==> flow/design.v <==
module coeff_selector #(
    parameter TAP_WIDTH      = 32,
    parameter FF_TAP_COUNT   = 4,
    parameter FB_TAP_COUNT   = 3,
    parameter NUM_LP_FILTERS   = 20
)
(
    input  logic [8:0]           filter_index,   
    output logic [FF_TAP_COUNT*TAP_WIDTH-1:0]   B_flat,        
    output logic [FB_TAP_COUNT*TAP_WIDTH-1:0]   A_flat         
);
    logic signed [TAP_WIDTH-1:0] mem [0:NUM_LP_FILTERS*2*FF_TAP_COUNT-1];
    initial begin
        mem[0*8+0*4+0] = 2;
        mem[0*8+0*4+1] = 6;
        mem[0*8+0*4+2] = 6;
        mem[0*8+0*4+3] = 2;
        mem[0*8+1*4+0] = -22432;
        mem[0*8+1*4+1] = 20560;
        mem[0*8+1*4+2] = -6303;
        mem[0*8+1*4+3] = 0;
        mem[1*8+0*4+0] = 14;
        mem[1*8+0*4+1] = 43;
        mem[1*8+0*4+2] = 43;
        mem[1*8+0*4+3] = 14;
        mem[1*8+1*4+0] = -20298;
        mem[1*8+1*4+1] = 17066;
        mem[1*8+1*4+2] = -4845;
        mem[1*8+1*4+3] = 0;
        mem[2*8+0*4+0] = 43;
        mem[2*8+0*4+1] = 130;
        mem[2*8+0*4+2] = 130;
        mem[2*8+0*4+3] = 43;
        mem[2*8+1*4+0] = -18179;
        mem[2*8+1*4+1] = 14050;
        mem[2*8+1*4+2] = -3715;
        mem[2*8+1*4+3] = 0;
        mem[3*8+0*4+0] = 92;
        mem[3*8+0*4+1] = 278;
        mem[3*8+0*4+2] = 278;
        mem[3*8+0*4+3] = 92;
        mem[3*8+1*4+0] = -16080;
        mem[3*8+1*4+1] = 11468;
        mem[3*8+1*4+2] = -2837;
        mem[3*8+1*4+3] = 0;
        mem[4*8+0*4+0] = 164;
        mem[4*8+0*4+1] = 493;
        mem[4*8+0*4+2] = 493;
        mem[4*8+0*4+3] = 164;
        mem[4*8+1*4+0] = -14004;
        mem[4*8+1*4+1] = 9282;
        mem[4*8+1*4+2] = -2154;
        mem[4*8+1*4+3] = 0;
        mem[5*8+0*4+0] = 259;
        mem[5*8+0*4+1] = 778;
        mem[5*8+0*4+2] = 778;
        mem[5*8+0*4+3] = 259;
        mem[5*8+1*4+0] = -11952;
        mem[5*8+1*4+1] = 7457;
        mem[5*8+1*4+2] = -1620;
        mem[5*8+1*4+3] = 0;
        mem[6*8+0*4+0] = 378;
        mem[6*8+0*4+1] = 1136;
        mem[6*8+0*4+2] = 1136;
        mem[6*8+0*4+3] = 378;
        mem[6*8+1*4+0] = -9922;
        mem[6*8+1*4+1] = 5962;
        mem[6*8+1*4+2] = -1201;
        mem[6*8+1*4+3] = 0;
        mem[7*8+0*4+0] = 523;
        mem[7*8+0*4+1] = 1569;
        mem[7*8+0*4+2] = 1569;
        mem[7*8+0*4+3] = 523;
        mem[7*8+1*4+0] = -7911;
        mem[7*8+1*4+1] = 4773;
        mem[7*8+1*4+2] = -868;
        mem[7*8+1*4+3] = 0;
        mem[8*8+0*4+0] = 692;
        mem[8*8+0*4+1] = 2078;
        mem[8*8+0*4+2] = 2078;
        mem[8*8+0*4+3] = 692;
        mem[8*8+1*4+0] = -5918;
        mem[8*8+1*4+1] = 3868;
        mem[8*8+1*4+2] = -599;
        mem[8*8+1*4+3] = 0;
        mem[9*8+0*4+0] = 888;
        mem[9*8+0*4+1] = 2666;
        mem[9*8+0*4+2] = 2666;
        mem[9*8+0*4+3] = 888;
        mem[9*8+1*4+0] = -3937;
        mem[9*8+1*4+1] = 3232;
        mem[9*8+1*4+2] = -376;
        mem[9*8+1*4+3] = 0;
        mem[10*8+0*4+0] = 1112;
        mem[10*8+0*4+1] = 3337;
        mem[10*8+0*4+2] = 3337;
        mem[10*8+0*4+3] = 1112;
        mem[10*8+1*4+0] = -1966;
        mem[10*8+1*4+1] = 2855;
        mem[10*8+1*4+2] = -181;
        mem[10*8+1*4+3] = 0;
        mem[11*8+0*4+0] = 1365;
        mem[11*8+0*4+1] = 4095;
        mem[11*8+0*4+2] = 4095;
        mem[11*8+0*4+3] = 1365;
        mem[11*8+1*4+0] = -0;
        mem[11*8+1*4+1] = 2730;
        mem[11*8+1*4+2] = -0;
        mem[11*8+1*4+3] = 0;
        mem[12*8+0*4+0] = 1649;
        mem[12*8+0*4+1] = 4948;
        mem[12*8+0*4+2] = 4948;
        mem[12*8+0*4+3] = 1649;
        mem[12*8+1*4+0] = 1966;
        mem[12*8+1*4+1] = 2855;
        mem[12*8+1*4+2] = 181;
        mem[12*8+1*4+3] = 0;
        mem[13*8+0*4+0] = 1967;
        mem[13*8+0*4+1] = 5901;
        mem[13*8+0*4+2] = 5901;
        mem[13*8+0*4+3] = 1967;
        mem[13*8+1*4+0] = 3937;
        mem[13*8+1*4+1] = 3232;
        mem[13*8+1*4+2] = 376;
        mem[13*8+1*4+3] = 0;
        mem[14*8+0*4+0] = 2322;
        mem[14*8+0*4+1] = 6966;
        mem[14*8+0*4+2] = 6966;
        mem[14*8+0*4+3] = 2322;
        mem[14*8+1*4+0] = 5918;
        mem[14*8+1*4+1] = 3868;
        mem[14*8+1*4+2] = 599;
        mem[14*8+1*4+3] = 0;
        mem[15*8+0*4+0] = 2718;
        mem[15*8+0*4+1] = 8154;
        mem[15*8+0*4+2] = 8154;
        mem[15*8+0*4+3] = 2718;
        mem[15*8+1*4+0] = 7911;
        mem[15*8+1*4+1] = 4773;
        mem[15*8+1*4+2] = 868;
        mem[15*8+1*4+3] = 0;
        mem[16*8+0*4+0] = 3159;
        mem[16*8+0*4+1] = 9479;
        mem[16*8+0*4+2] = 9479;
        mem[16*8+0*4+3] = 3159;
        mem[16*8+1*4+0] = 9922;
        mem[16*8+1*4+1] = 5962;
        mem[16*8+1*4+2] = 1201;
        mem[16*8+1*4+3] = 0;
        mem[17*8+0*4+0] = 3652;
        mem[17*8+0*4+1] = 10958;
        mem[17*8+0*4+2] = 10958;
        mem[17*8+0*4+3] = 3652;
        mem[17*8+1*4+0] = 11952;
        mem[17*8+1*4+1] = 7457;
        mem[17*8+1*4+2] = 1620;
        mem[17*8+1*4+3] = 0;
        mem[18*8+0*4+0] = 4204;
        mem[18*8+0*4+1] = 12612;
        mem[18*8+0*4+2] = 12612;
        mem[18*8+0*4+3] = 4204;
        mem[18*8+1*4+0] = 14004;
        mem[18*8+1*4+1] = 9282;
        mem[18*8+1*4+2] = 2154;
        mem[18*8+1*4+3] = 0;
        mem[19*8+0*4+0] = 4822;
        mem[19*8+0*4+1] = 14467;
        mem[19*8+0*4+2] = 14467;
        mem[19*8+0*4+3] = 4822;
        mem[19*8+1*4+0] = 16080;
        mem[19*8+1*4+1] = 11468;
        mem[19*8+1*4+2] = 2837;
        mem[19*8+1*4+3] = 0;
    end
    always_comb begin
        B_flat = '0;
        A_flat = '0;
        if (filter_index < NUM_LP_FILTERS) begin
            B_flat[0*TAP_WIDTH +: TAP_WIDTH] = mem[filter_index*8+0*4+0];
            B_flat[1*TAP_WIDTH +: TAP_WIDTH] = mem[filter_index*8+0*4+1];
            B_flat[2*TAP_WIDTH +: TAP_WIDTH] = mem[filter_index*8+0*4+2];
            B_flat[3*TAP_WIDTH +: TAP_WIDTH] = mem[filter_index*8+0*4+3];
            A_flat[0*TAP_WIDTH +: TAP_WIDTH] = mem[filter_index*8+1*4+0];
            A_flat[1*TAP_WIDTH +: TAP_WIDTH] = mem[filter_index*8+1*4+1];
            A_flat[2*TAP_WIDTH +: TAP_WIDTH] = mem[filter_index*8+1*4+2];
        end
    end
endmodule
module iir_filter 
#(
    parameter DATA_IN_WIDTH  = 16,
    parameter DATA_OUT_WIDTH = 32,
    parameter TAP_WIDTH      = 16,
    parameter FF_TAP_COUNT   = 4,
    parameter FB_TAP_COUNT   = 3
)
(
    input  wire                               clk,
    input  wire                               reset_n,
    input  wire   signed [DATA_IN_WIDTH-1:0]  data_in,
    output wire    signed [DATA_OUT_WIDTH-1:0] data_out,
    input  wire   [FF_TAP_COUNT*TAP_WIDTH-1:0] B_flat,
    input  wire   [FB_TAP_COUNT*TAP_WIDTH-1:0] A_flat
);
    reg signed [DATA_IN_WIDTH-1:0] x_delay [0:FF_TAP_COUNT-2];
    reg signed [DATA_OUT_WIDTH-1:0] y_delay [0:FF_TAP_COUNT-2];
    wire signed [DATA_OUT_WIDTH-1:0] w_product_a [0:FB_TAP_COUNT-1];
    wire signed [DATA_OUT_WIDTH-1:0] w_product_b [0:FF_TAP_COUNT-1];
    integer i, j;
    wire signed [DATA_OUT_WIDTH-1:0] sum;
    reg signed [DATA_IN_WIDTH-1:0] r_x;
    reg signed [DATA_OUT_WIDTH-1:0] data_out_reg;
    wire signed [TAP_WIDTH-1:0] B [0:FF_TAP_COUNT-1] ;
    wire signed [TAP_WIDTH-1:0] A [0:FB_TAP_COUNT-1] ;
    generate
        genvar k;
        for (k = 0; k < FF_TAP_COUNT; k = k + 1) begin : b_unpack
            assign B[k] = B_flat[k*TAP_WIDTH +: TAP_WIDTH];
        end
        for (k = 0; k < FB_TAP_COUNT; k = k + 1) begin : a_unpack
            assign A[k] = A_flat[k*TAP_WIDTH +: TAP_WIDTH];
        end
    endgenerate
    always @(posedge clk or negedge reset_n) begin
        if (!reset_n) begin
            for (i = 0; i < FF_TAP_COUNT-1; i = i + 1)
                x_delay[i] <= 0;
            for (j = 0; j < FF_TAP_COUNT-1; j = j + 1)
                y_delay[j] <= 0;
            r_x <= 0;
            data_out_reg <= 0;
        end else begin
            r_x <= data_in;
            for (i = 1; i < FF_TAP_COUNT-1; i = i + 1)
                x_delay[i] <= x_delay[i-1];
            x_delay[0] <= r_x;
            for (j = 1; j < FF_TAP_COUNT-1; j = j + 1)
                y_delay[j] <= y_delay[j-1];
            y_delay[0] <= sum >>> TAP_WIDTH-3;
            data_out_reg <= sum >>> TAP_WIDTH-3;
        end
    end
    generate
		 genvar o;
		 for (o = 0; o < FB_TAP_COUNT; o = o + 1) begin : a_loop
		 assign w_product_a[o] = (-(A[o]) * y_delay[o]);
		 end
    endgenerate
    generate
		 genvar c;
		 for (c = 1; c < FF_TAP_COUNT; c = c + 1) begin : b_loop
		 assign w_product_b[c] = B[c] * x_delay[c-1];
		 end
    endgenerate
    assign w_product_b[0] = B[0] * r_x;
    wire signed [DATA_OUT_WIDTH-1:0] sum_a = w_product_a[0]+w_product_a[1]+w_product_a[2];
    wire signed [DATA_OUT_WIDTH-1:0] sum_b = w_product_b[0]+w_product_b[1]+w_product_b[2]+w_product_b[3];
    assign sum = sum_a + sum_b;
    assign data_out = data_out_reg;
endmodule
module iir_variable_filter
#(
    parameter DATA_IN_WIDTH  = 16,
    parameter DATA_OUT_WIDTH = 32,
    parameter TAP_WIDTH      = 16,
    parameter FF_TAP_COUNT   = 4,
    parameter FB_TAP_COUNT   = 3,
    parameter NUM_LP_FILTERS = 20
)
(
    input  wire                               clk,
    input  wire                               reset_n,
    input  wire        [8:0]                  filter_index,
    input  wire signed [DATA_IN_WIDTH-1:0]    data_in,
    output wire signed [DATA_OUT_WIDTH-1:0]   data_out
);
    wire [FF_TAP_COUNT*TAP_WIDTH-1:0] B_flat;
    wire [FB_TAP_COUNT*TAP_WIDTH-1:0] A_flat;
    coeff_selector #(
        .TAP_WIDTH(TAP_WIDTH),
        .FF_TAP_COUNT(FF_TAP_COUNT),
        .FB_TAP_COUNT(FB_TAP_COUNT),
        .NUM_LP_FILTERS(NUM_LP_FILTERS)
    ) coeff_sel (
        .filter_index(filter_index),
        .B_flat(B_flat),
        .A_flat(A_flat)
    );
    iir_filter #(
        .DATA_IN_WIDTH(DATA_IN_WIDTH),
        .DATA_OUT_WIDTH(DATA_OUT_WIDTH),
        .TAP_WIDTH(TAP_WIDTH),
        .FF_TAP_COUNT(FF_TAP_COUNT),
        .FB_TAP_COUNT(FB_TAP_COUNT)
    ) IIR (
        .clk(clk),
        .reset_n(reset_n),
        .data_in(data_in),
        .data_out(data_out),
        .B_flat(B_flat),
        .A_flat(A_flat)
    );
endmodule
# ---- Reports on iir_variable_filter
# Tool output for the design above before and after an edit, in the order of the flow.
# Lines under "orig" count in the file above, lines under "edited" in the edited file.
# "delta" is "edited" less "orig", of the values as shown; "change_rel_pct" is that difference over "orig", in percent.
# Operators: Yosys type, input widths -> output width; for muxes data width and select width s.
# Library cell names are shortened.
# The mark n/a stands for no value.
dict set report design {
  top_module {iir_variable_filter}
  clock {clk}
  library {sky130hd}
  corner {tt_025C_1v80}
}

# ---- Diff
# Unified diff, file above to edited file.
# This change comes from a script, not from a designer; no optimisation was intended.
# begin of diff
@@ -264,5 +264,5 @@
     parameter DATA_OUT_WIDTH = 32,
     parameter TAP_WIDTH      = 16,
-    parameter FF_TAP_COUNT   = 4,
+    parameter FF_TAP_COUNT   = 6,
     parameter FB_TAP_COUNT   = 3,
     parameter NUM_LP_FILTERS = 20
# end of diff

# ---- Word-level counts
# Counts by Yosys on the flattened word-level netlist (proc, flatten, opt, wreduce). Print and check cells are left out. Cells with the same type and inputs are merged into one.
# Memory sizes are those after Yosys's memory passes, which may raise the word count (mostly to a power of two), join words into wider ones and drop unused or constant bits.
# element orig edited delta change_rel_pct
set word_totals {}
lappend word_totals {in_bits 27 27 0 0.00}
lappend word_totals {ff_bits 121 121 0 0.00}
lappend word_totals {memories 1 1 0 0.00}
lappend word_totals {romBits 2560 3840 1280 50.00}
# element orig edited delta change_rel_pct
set classes {}
lappend classes {cmp 1 1 0 0.00}
lappend classes {mux 7 7 0 0.00}
lappend classes {n_addsub 15 15 0 0.00}
lappend classes {multipliers 7 7 0 0.00}
# element orig edited
set mem_list {}
lappend mem_list {mem_shapes {coeff_sel.mem 160 x 16 bit 7R0W} {coeff_sel.mem 240 x 16 bit 7R0W}}
# op orig edited delta change_rel_pct
set op_table {}
lappend op_table {{$mux 16} 7 7 0 0.00}
lappend op_table {{$add 32x32->32} 6 6 0 0.00}
lappend op_table {{$mul 16x16->32} 4 4 0 0.00}
lappend op_table {{$add 8x2->8 const B} 3 3 0 0.00}
lappend op_table {{$mul 32x19->32} 3 3 0 0.00}
lappend op_table {{$neg 16->32} 3 3 0 0.00}
lappend op_table {{$add 8x1->8 const B} 2 2 0 0.00}
lappend op_table {{$add 8x3->8 const B} 1 1 0 0.00}
lappend op_table {{$lt 9x5->1 const B} 1 1 0 0.00}

# ---- Logic depth
# Depth = most cells in a row (Yosys ltp): at word level without a register or memory, in the mapped netlist without a sequential cell, where the memories' decode and read muxes count.
# element orig edited delta change_rel_pct
set depth {}
lappend depth {ltp_word 7 7 0 0.00}
lappend depth {ABC_AREA 0 0 n/a n/a}
lappend depth {mapped_depth 49 50 1 2.04}

# ---- Synthesis result
# Yosys stat after the flow's synthesis: flattened, memories mapped to cells. It holds for the ABC_AREA given above (unset counts as 0); a run with the other value may have another netlist.
# element orig edited delta change_rel_pct
set mapped {}
lappend mapped {sequential_area_um2 3027.9 3027.9 0.0 0.00}
lappend mapped {flip_flops 121 121 0 0.00}
lappend mapped {n_buf 388 406 18 4.64}
lappend mapped {cells 8032 8071 39 0.49}
lappend mapped {yosys_area_um2 74615.3 74949.4 334.1 0.45}
# type orig edited delta change_rel_pct
set by_type {}
lappend by_type {and3_1 56 109 53 94.64}
lappend by_type {and2_1 736 705 -31 -4.21}
lappend by_type {clkbuf_1 339 367 28 8.26}
lappend by_type {inv_1 2336 2318 -18 -0.77}
lappend by_type {nand2_1 1114 1100 -14 -1.26}
lappend by_type {nor3_1 23 12 -11 -47.83}
lappend by_type {nand2b_1 84 94 10 11.90}
lappend by_type {nor2_1 91 100 9 9.89}
lappend by_type {xnor2_1 135 127 -8 -5.93}
lappend by_type {a211oi_1 4 11 7 175.00}
lappend by_type {o31ai_1 4 11 7 175.00}
lappend by_type {a31oi_1 14 8 -6 -42.86}
lappend by_type {buf_1 9 3 -6 -66.67}
lappend by_type {o21ai_0 44 39 -5 -11.36}
lappend by_type {buf_6 10 5 -5 -50.00}
lappend by_type {mux2i_1 2 7 5 250.00}
lappend by_type {nor2b_1 60 64 4 6.67}
lappend by_type {nand3_1 19 15 -4 -21.05}
# Not every row of either side is listed.
# By module: a second synthesis without flattening, with its own total; a netlist apart from the flattened one above.
# element orig edited delta change_rel_pct
set unflattened {}
lappend unflattened {hier_cells 8801 8833 32 0.36}
lappend unflattened {hier_area_um2 83382.5 83622.7 240.2 0.29}
# Each row is one instance without its submodules.
# module cells mod_area_um2 instances
set modules_orig {}
lappend modules_orig {iir_filter 8393 80876.3 1}
lappend modules_orig {coeff_selector 408 2506.2 1}
lappend modules_orig {iir_variable_filter 0 0.0 1}
# module cells mod_area_um2 instances
set modules_edited {}
lappend modules_edited {iir_filter 8393 80876.3 1}
lappend modules_edited {coeff_selector 440 2746.4 1}
lappend modules_edited {iir_variable_filter 0 0.0 1}

# ---- Path before layout
# Path of least setup slack by OpenSTA after synthesis, without wires, with an ideal clock, recovery checks aside; 20% of the period is set as input and as output delay. Where synthesis merged equal registers, the netlist keeps one of their names.
# element orig edited delta change_rel_pct
set synth_timing {}
lappend synth_timing {kind {input port to flip-flop} {input port to flip-flop} n/a n/a}
lappend synth_timing {from {in filter_index[1]} {in filter_index[1]} n/a n/a}
lappend synth_timing {to {reg IIR.y_delay[0][18]} {reg IIR.data_out_reg[11]} n/a n/a}
lappend synth_timing {setup_ns 0.134 0.080 -0.054 n/a}
lappend synth_timing {t_arrival_ns 14.491 14.196 -0.295 -2.04}
lappend synth_timing {tclk_ns 15.0 15.0 0.0 0.00}
lappend synth_timing {required_time_ns 14.866 14.920 0.054 0.36}
lappend synth_timing {path_slack_ns 0.375 0.724 0.349 n/a}
lappend synth_timing {n_path_buf 5 6 1 20.00}
lappend synth_timing {path_stages 46 48 2 4.35}
lappend synth_timing {in_delay_ns 3.000 3.000 0.000 0.00}
lappend synth_timing {path_delay_ns 11.625 11.276 -0.349 -3.00}
lappend synth_timing {period_less_setup_slack_ns 14.625 14.276 -0.349 -2.39}
# "path_delay_ns" = arrival - input delay + setup time.
# "path_stages" counts driving pins, that of a launching flip-flop among them; a cell with two outputs on the path counts twice.
# "period_less_setup_slack_ns" is the clock period less the worst setup slack; recovery checks do not enter. This is arithmetic on one report: input and output delays are still those of the set period (20% each).
# Between the ends stands the longest chain of elaborated cells between them, by number of cells; it is not shown to be the way that was timed. Of several equally long chains one is given.
# Each line given opens the expression or statement behind the cell; cells for indexed reads and writes are added by Yosys, which also makes memories of some case tables.
# A memory read counts as a cell of the chain, while the word-level depth stops at memories.
# A register here has more assigning lines than the two given.
dict set report synth_via_orig {
  cell_sequence {buf_2 > inv_1 > ha_1 > buf_2 > or2_4 > o311a_1 > o31ai_4 > nand3_2 > nand2b_4 > or2_4 > clkbuf_1 > clkbuf_1 > ha_1 > clkbuf_1 > nand2b_1 > fa_1 > inv_1 > fa_1 > [10 not listed] > fa_1 > fa_1 > inv_1 > fa_1 > inv_1 > ha_1 > a21o_1 > a21o_1 > a221oi_1 > o21ai_1 > a31oi_1 > o22ai_1 > a221o_1 > a21oi_1 > o21bai_1 > a21o_1 > a21oi_1 > xnor3_1}
  elab_chain_len 9
  cone_cells 31
  classes_between {add/sub: 15; mul: 7; compare: 1; mux: 7; memory: 1}
}
# element line_no
set synth_lines_orig {}
lappend synth_lines_orig {{from (decl)} 273} ;# input  wire        [8:0]                  filter_index,
lappend synth_lines_orig {{$add 8x3->8} 184} ;# A_flat[1*TAP_WIDTH +: TAP_WIDTH] = mem[filter_index*8+1*4+1];
lappend synth_lines_orig {{$add 8x1->8} 184}
lappend synth_lines_orig {{$mem_v2 160x16} 12} ;# logic signed [TAP_WIDTH-1:0] mem [0:NUM_LP_FILTERS*2*FF_TAP_COUNT-1];
lappend synth_lines_orig {{$mux 16} 178} ;# if (filter_index < NUM_LP_FILTERS) begin
lappend synth_lines_orig {{$neg 16->32} 246}
lappend synth_lines_orig {{$mul 32x19->32} 246}
lappend synth_lines_orig {{$add 32x32->32 (2 in a row)} 256}
lappend synth_lines_orig {{$add 32x32->32} 258} ;# assign sum = sum_a + sum_b;
lappend synth_lines_orig {{to (assign)} 238} ;# y_delay[j] <= y_delay[j-1];
lappend synth_lines_orig {{to (assign)} 239} ;# y_delay[0] <= sum >>> TAP_WIDTH-3;
lappend synth_lines_orig {{to (decl)} 206} ;# reg signed [DATA_OUT_WIDTH-1:0] y_delay [0:FF_TAP_COUNT-2];
dict set report synth_via_edited {
  cell_sequence {clkbuf_1 > clkbuf_1 > inv_1 > ha_1 > clkbuf_1 > clkbuf_1 > o21bai_1 > and2_1 > clkbuf_1 > inv_1 > ha_1 > nand2_1 > nor2_1 > nand3_1 > nor2_1 > nand2_1 > ha_1 > clkbuf_1 > [12 not listed] > fa_1 > inv_1 > fa_1 > fa_1 > inv_1 > fa_1 > inv_1 > ha_1 > a21o_1 > a21o_1 > a21o_1 > a21oi_1 > a21boi_0 > nor2b_1 > o21a_1 > o21a_1 > nor2_1 > xnor2_1}
  elab_chain_len 9
  cone_cells 31
  classes_between {add/sub: 15; mul: 7; compare: 1; mux: 7; memory: 1}
}
# element line_no
set synth_lines_edited {}
lappend synth_lines_edited {{from (decl)} 273} ;# input  wire        [8:0]                  filter_index,
lappend synth_lines_edited {{$add 8x3->8} 184} ;# A_flat[1*TAP_WIDTH +: TAP_WIDTH] = mem[filter_index*8+1*4+1];
lappend synth_lines_edited {{$add 8x1->8} 184}
lappend synth_lines_edited {{$mem_v2 240x16} 12} ;# logic signed [TAP_WIDTH-1:0] mem [0:NUM_LP_FILTERS*2*FF_TAP_COUNT-1];
lappend synth_lines_edited {{$mux 16} 178} ;# if (filter_index < NUM_LP_FILTERS) begin
lappend synth_lines_edited {{$neg 16->32} 246}
lappend synth_lines_edited {{$mul 32x19->32} 246}
lappend synth_lines_edited {{$add 32x32->32 (2 in a row)} 256}
lappend synth_lines_edited {{$add 32x32->32} 258} ;# assign sum = sum_a + sum_b;
lappend synth_lines_edited {{to (assign)} 231} ;# data_out_reg <= 0;
lappend synth_lines_edited {{to (assign)} 240} ;# data_out_reg <= sum >>> TAP_WIDTH-3;
lappend synth_lines_edited {{to (decl)} 212} ;# reg signed [DATA_OUT_WIDTH-1:0] data_out_reg;

# ---- Timing after layout
# From the final timing report of each run of pair A: the path of least setup slack in the routed layout; clock arrival at registers is part of the times.
# element orig edited delta change_rel_pct
set layout_timing {}
lappend layout_timing {kind {input port to flip-flop} {input port to flip-flop} n/a n/a}
lappend layout_timing {from {in filter_index[0]} {in filter_index[1]} n/a n/a}
lappend layout_timing {to {reg IIR.y_delay[0][18]} {reg IIR.data_out_reg[18]} n/a n/a}
lappend layout_timing {setup_ns 0.12 0.12 0.00 n/a}
lappend layout_timing {tclk_ns 15.0 15.0 0.0 0.00}
lappend layout_timing {required_time_ns 15.43 15.44 0.01 0.06}
lappend layout_timing {in_delay_ns 3.00 3.00 0.00 0.00}
lappend layout_timing {t_arrival_ns 15.01 14.99 -0.02 -0.13}
lappend layout_timing {path_stages 44 42 -2 -4.55}
lappend layout_timing {n_path_buf 6 2 -4 -66.67}
lappend layout_timing {path_slack_ns 0.42 0.45 0.03 n/a}
# Between the ends stands the longest chain of elaborated cells between them, by number of cells; it is not shown to be the way that was timed. Of several equally long chains one is given.
# A memory read counts as a cell of the chain, while the word-level depth stops at memories.
# A register here has more assigning lines than the two given.
dict set report layout_via_orig {
  cell_sequence {clkdlybuf4s50_1 > inv_1 > ha_1 > buf_4 > buf_4 > o311a_1 > o31ai_4 > nand3_2 > nand2b_4 > or2_2 > a31oi_2 > buf_12 > buf_4 > nand2_1 > fa_1 > inv_1 > fa_1 > fa_1 > [8 not listed] > fa_1 > inv_1 > fa_1 > inv_1 > ha_1 > a2111oi_4 > o21ai_0 > a21oi_1 > buf_4 > o21ai_1 > a31oi_2 > o22ai_2 > a221o_1 > a21oi_2 > o21bai_1 > a21o_1 > a21oi_1 > xnor3_1}
  elab_chain_len 9
  cone_cells 31
  classes_between {add/sub: 15; mul: 7; compare: 1; mux: 7; memory: 1}
}
# element line_no
set layout_lines_orig {}
lappend layout_lines_orig {{from (decl)} 273} ;# input  wire        [8:0]                  filter_index,
lappend layout_lines_orig {{$add 8x3->8} 184} ;# A_flat[1*TAP_WIDTH +: TAP_WIDTH] = mem[filter_index*8+1*4+1];
lappend layout_lines_orig {{$add 8x1->8} 184}
lappend layout_lines_orig {{$mem_v2 160x16} 12} ;# logic signed [TAP_WIDTH-1:0] mem [0:NUM_LP_FILTERS*2*FF_TAP_COUNT-1];
lappend layout_lines_orig {{$mux 16} 178} ;# if (filter_index < NUM_LP_FILTERS) begin
lappend layout_lines_orig {{$neg 16->32} 246}
lappend layout_lines_orig {{$mul 32x19->32} 246}
lappend layout_lines_orig {{$add 32x32->32 (2 in a row)} 256}
lappend layout_lines_orig {{$add 32x32->32} 258} ;# assign sum = sum_a + sum_b;
lappend layout_lines_orig {{to (assign)} 238} ;# y_delay[j] <= y_delay[j-1];
lappend layout_lines_orig {{to (assign)} 239} ;# y_delay[0] <= sum >>> TAP_WIDTH-3;
lappend layout_lines_orig {{to (decl)} 206} ;# reg signed [DATA_OUT_WIDTH-1:0] y_delay [0:FF_TAP_COUNT-2];
dict set report layout_via_edited {
  cell_sequence {clkdlybuf4s50_1 > inv_1 > ha_1 > or2_1 > o221a_2 > o21bai_1 > and2_1 > inv_1 > ha_1 > nand2_1 > nor2_1 > nand3_1 > nor2_1 > xnor2_1 > buf_4 > nand2_1 > fa_1 > inv_1 > [6 not listed] > fa_1 > fa_1 > inv_1 > fa_1 > inv_1 > fa_1 > inv_1 > fa_1 > fa_1 > xnor2_1 > xnor2_1 > xnor2_1 > xnor2_1 > xnor2_1 > xnor2_1 > xnor3_1 > xor2_1 > xnor3_1}
  elab_chain_len 9
  cone_cells 31
  classes_between {add/sub: 15; mul: 7; compare: 1; mux: 7; memory: 1}
}
# element line_no
set layout_lines_edited {}
lappend layout_lines_edited {{from (decl)} 273} ;# input  wire        [8:0]                  filter_index,
lappend layout_lines_edited {{$add 8x3->8} 184} ;# A_flat[1*TAP_WIDTH +: TAP_WIDTH] = mem[filter_index*8+1*4+1];
lappend layout_lines_edited {{$add 8x1->8} 184}
lappend layout_lines_edited {{$mem_v2 240x16} 12} ;# logic signed [TAP_WIDTH-1:0] mem [0:NUM_LP_FILTERS*2*FF_TAP_COUNT-1];
lappend layout_lines_edited {{$mux 16} 178} ;# if (filter_index < NUM_LP_FILTERS) begin
lappend layout_lines_edited {{$neg 16->32} 246}
lappend layout_lines_edited {{$mul 32x19->32} 246}
lappend layout_lines_edited {{$add 32x32->32 (2 in a row)} 256}
lappend layout_lines_edited {{$add 32x32->32} 258} ;# assign sum = sum_a + sum_b;
lappend layout_lines_edited {{to (assign)} 231} ;# data_out_reg <= 0;
lappend layout_lines_edited {{to (assign)} 240} ;# data_out_reg <= sum >>> TAP_WIDTH-3;
lappend layout_lines_edited {{to (decl)} 212} ;# reg signed [DATA_OUT_WIDTH-1:0] data_out_reg;

# ---- Layout results
# Runs of the flow (Yosys, OpenROAD) on both versions; the two runs of a pair have the same settings. The constraints put input and output delay at 20% of the set period each and load the outputs with 0.01 pF.
dict set report flow_settings_pair_A {
  CORE_UTILIZATION 40
  period_ns 15.0
  CAP_MARGIN 20
  CORE_MARGIN 2
  SLEW_MARGIN 20
}
# element orig edited delta change_rel_pct
set results_pair_A {}
lappend results_pair_A {timing.hold.ws_ns 0.406 0.379 -0.027 n/a}
lappend results_pair_A {tns_setup_ns 0.000 0.000 0.000 n/a}
lappend results_pair_A {post_route_stdcell_area_um2 81902.3 80242.0 -1660.3 -2.03}
lappend results_pair_A {synth_chip_area_um2 74615.3 74949.4 334.1 0.45}
lappend results_pair_A {fin_ws_ns 0.423 0.452 0.029 n/a}
lappend results_pair_A {fin_util_pct 44.2 43.2 -1.0 n/a}
lappend results_pair_A {achievedPeriod_ns 14.577 14.548 -0.029 -0.20}
lappend results_pair_A {die_footprint_um2 190009.0 190851.0 842.0 0.44}
dict set report flow_settings_pair_B {
  CAP_MARGIN 0
  CELL_PAD_IN_SITES_DETAIL_PLACEMENT 1
  CORE_UTILIZATION 35
  CTS_CLUSTER_DIAMETER 63
  CTS_CLUSTER_SIZE 30
  GPL_ROUTABILITY_DRIVEN 1
  GPL_TIMING_DRIVEN 1
  MIN_ROUTING_LAYER {met2}
  PLACE_DENSITY_LB_ADDON 0.05
  SETUP_SLACK_MARGIN -0.1
  TNS_END_PERCENT 5
  period_ns 11.9
  CORE_MARGIN 2
  SLEW_MARGIN 20
}
# element orig edited delta change_rel_pct
set results_pair_B {}
lappend results_pair_B {timing.hold.ws_ns 0.569 0.415 -0.154 n/a}
lappend results_pair_B {tns_setup_ns -13.884 -13.139 0.745 n/a}
lappend results_pair_B {post_route_stdcell_area_um2 87214.9 87104.8 -110.1 -0.13}
lappend results_pair_B {synth_chip_area_um2 74615.3 74949.4 334.1 0.45}
lappend results_pair_B {fin_ws_ns -1.446 -1.215 0.231 n/a}
lappend results_pair_B {fin_util_pct 41.1 41.0 -0.1 n/a}
lappend results_pair_B {achievedPeriod_ns 13.346 13.115 -0.231 -1.73}
lappend results_pair_B {die_footprint_um2 216895.0 217860.0 965.0 0.44}
# "achievedPeriod_ns" means the clock period less the worst setup slack. The figure is calculated, with input and output delays left at 20% of the set period.
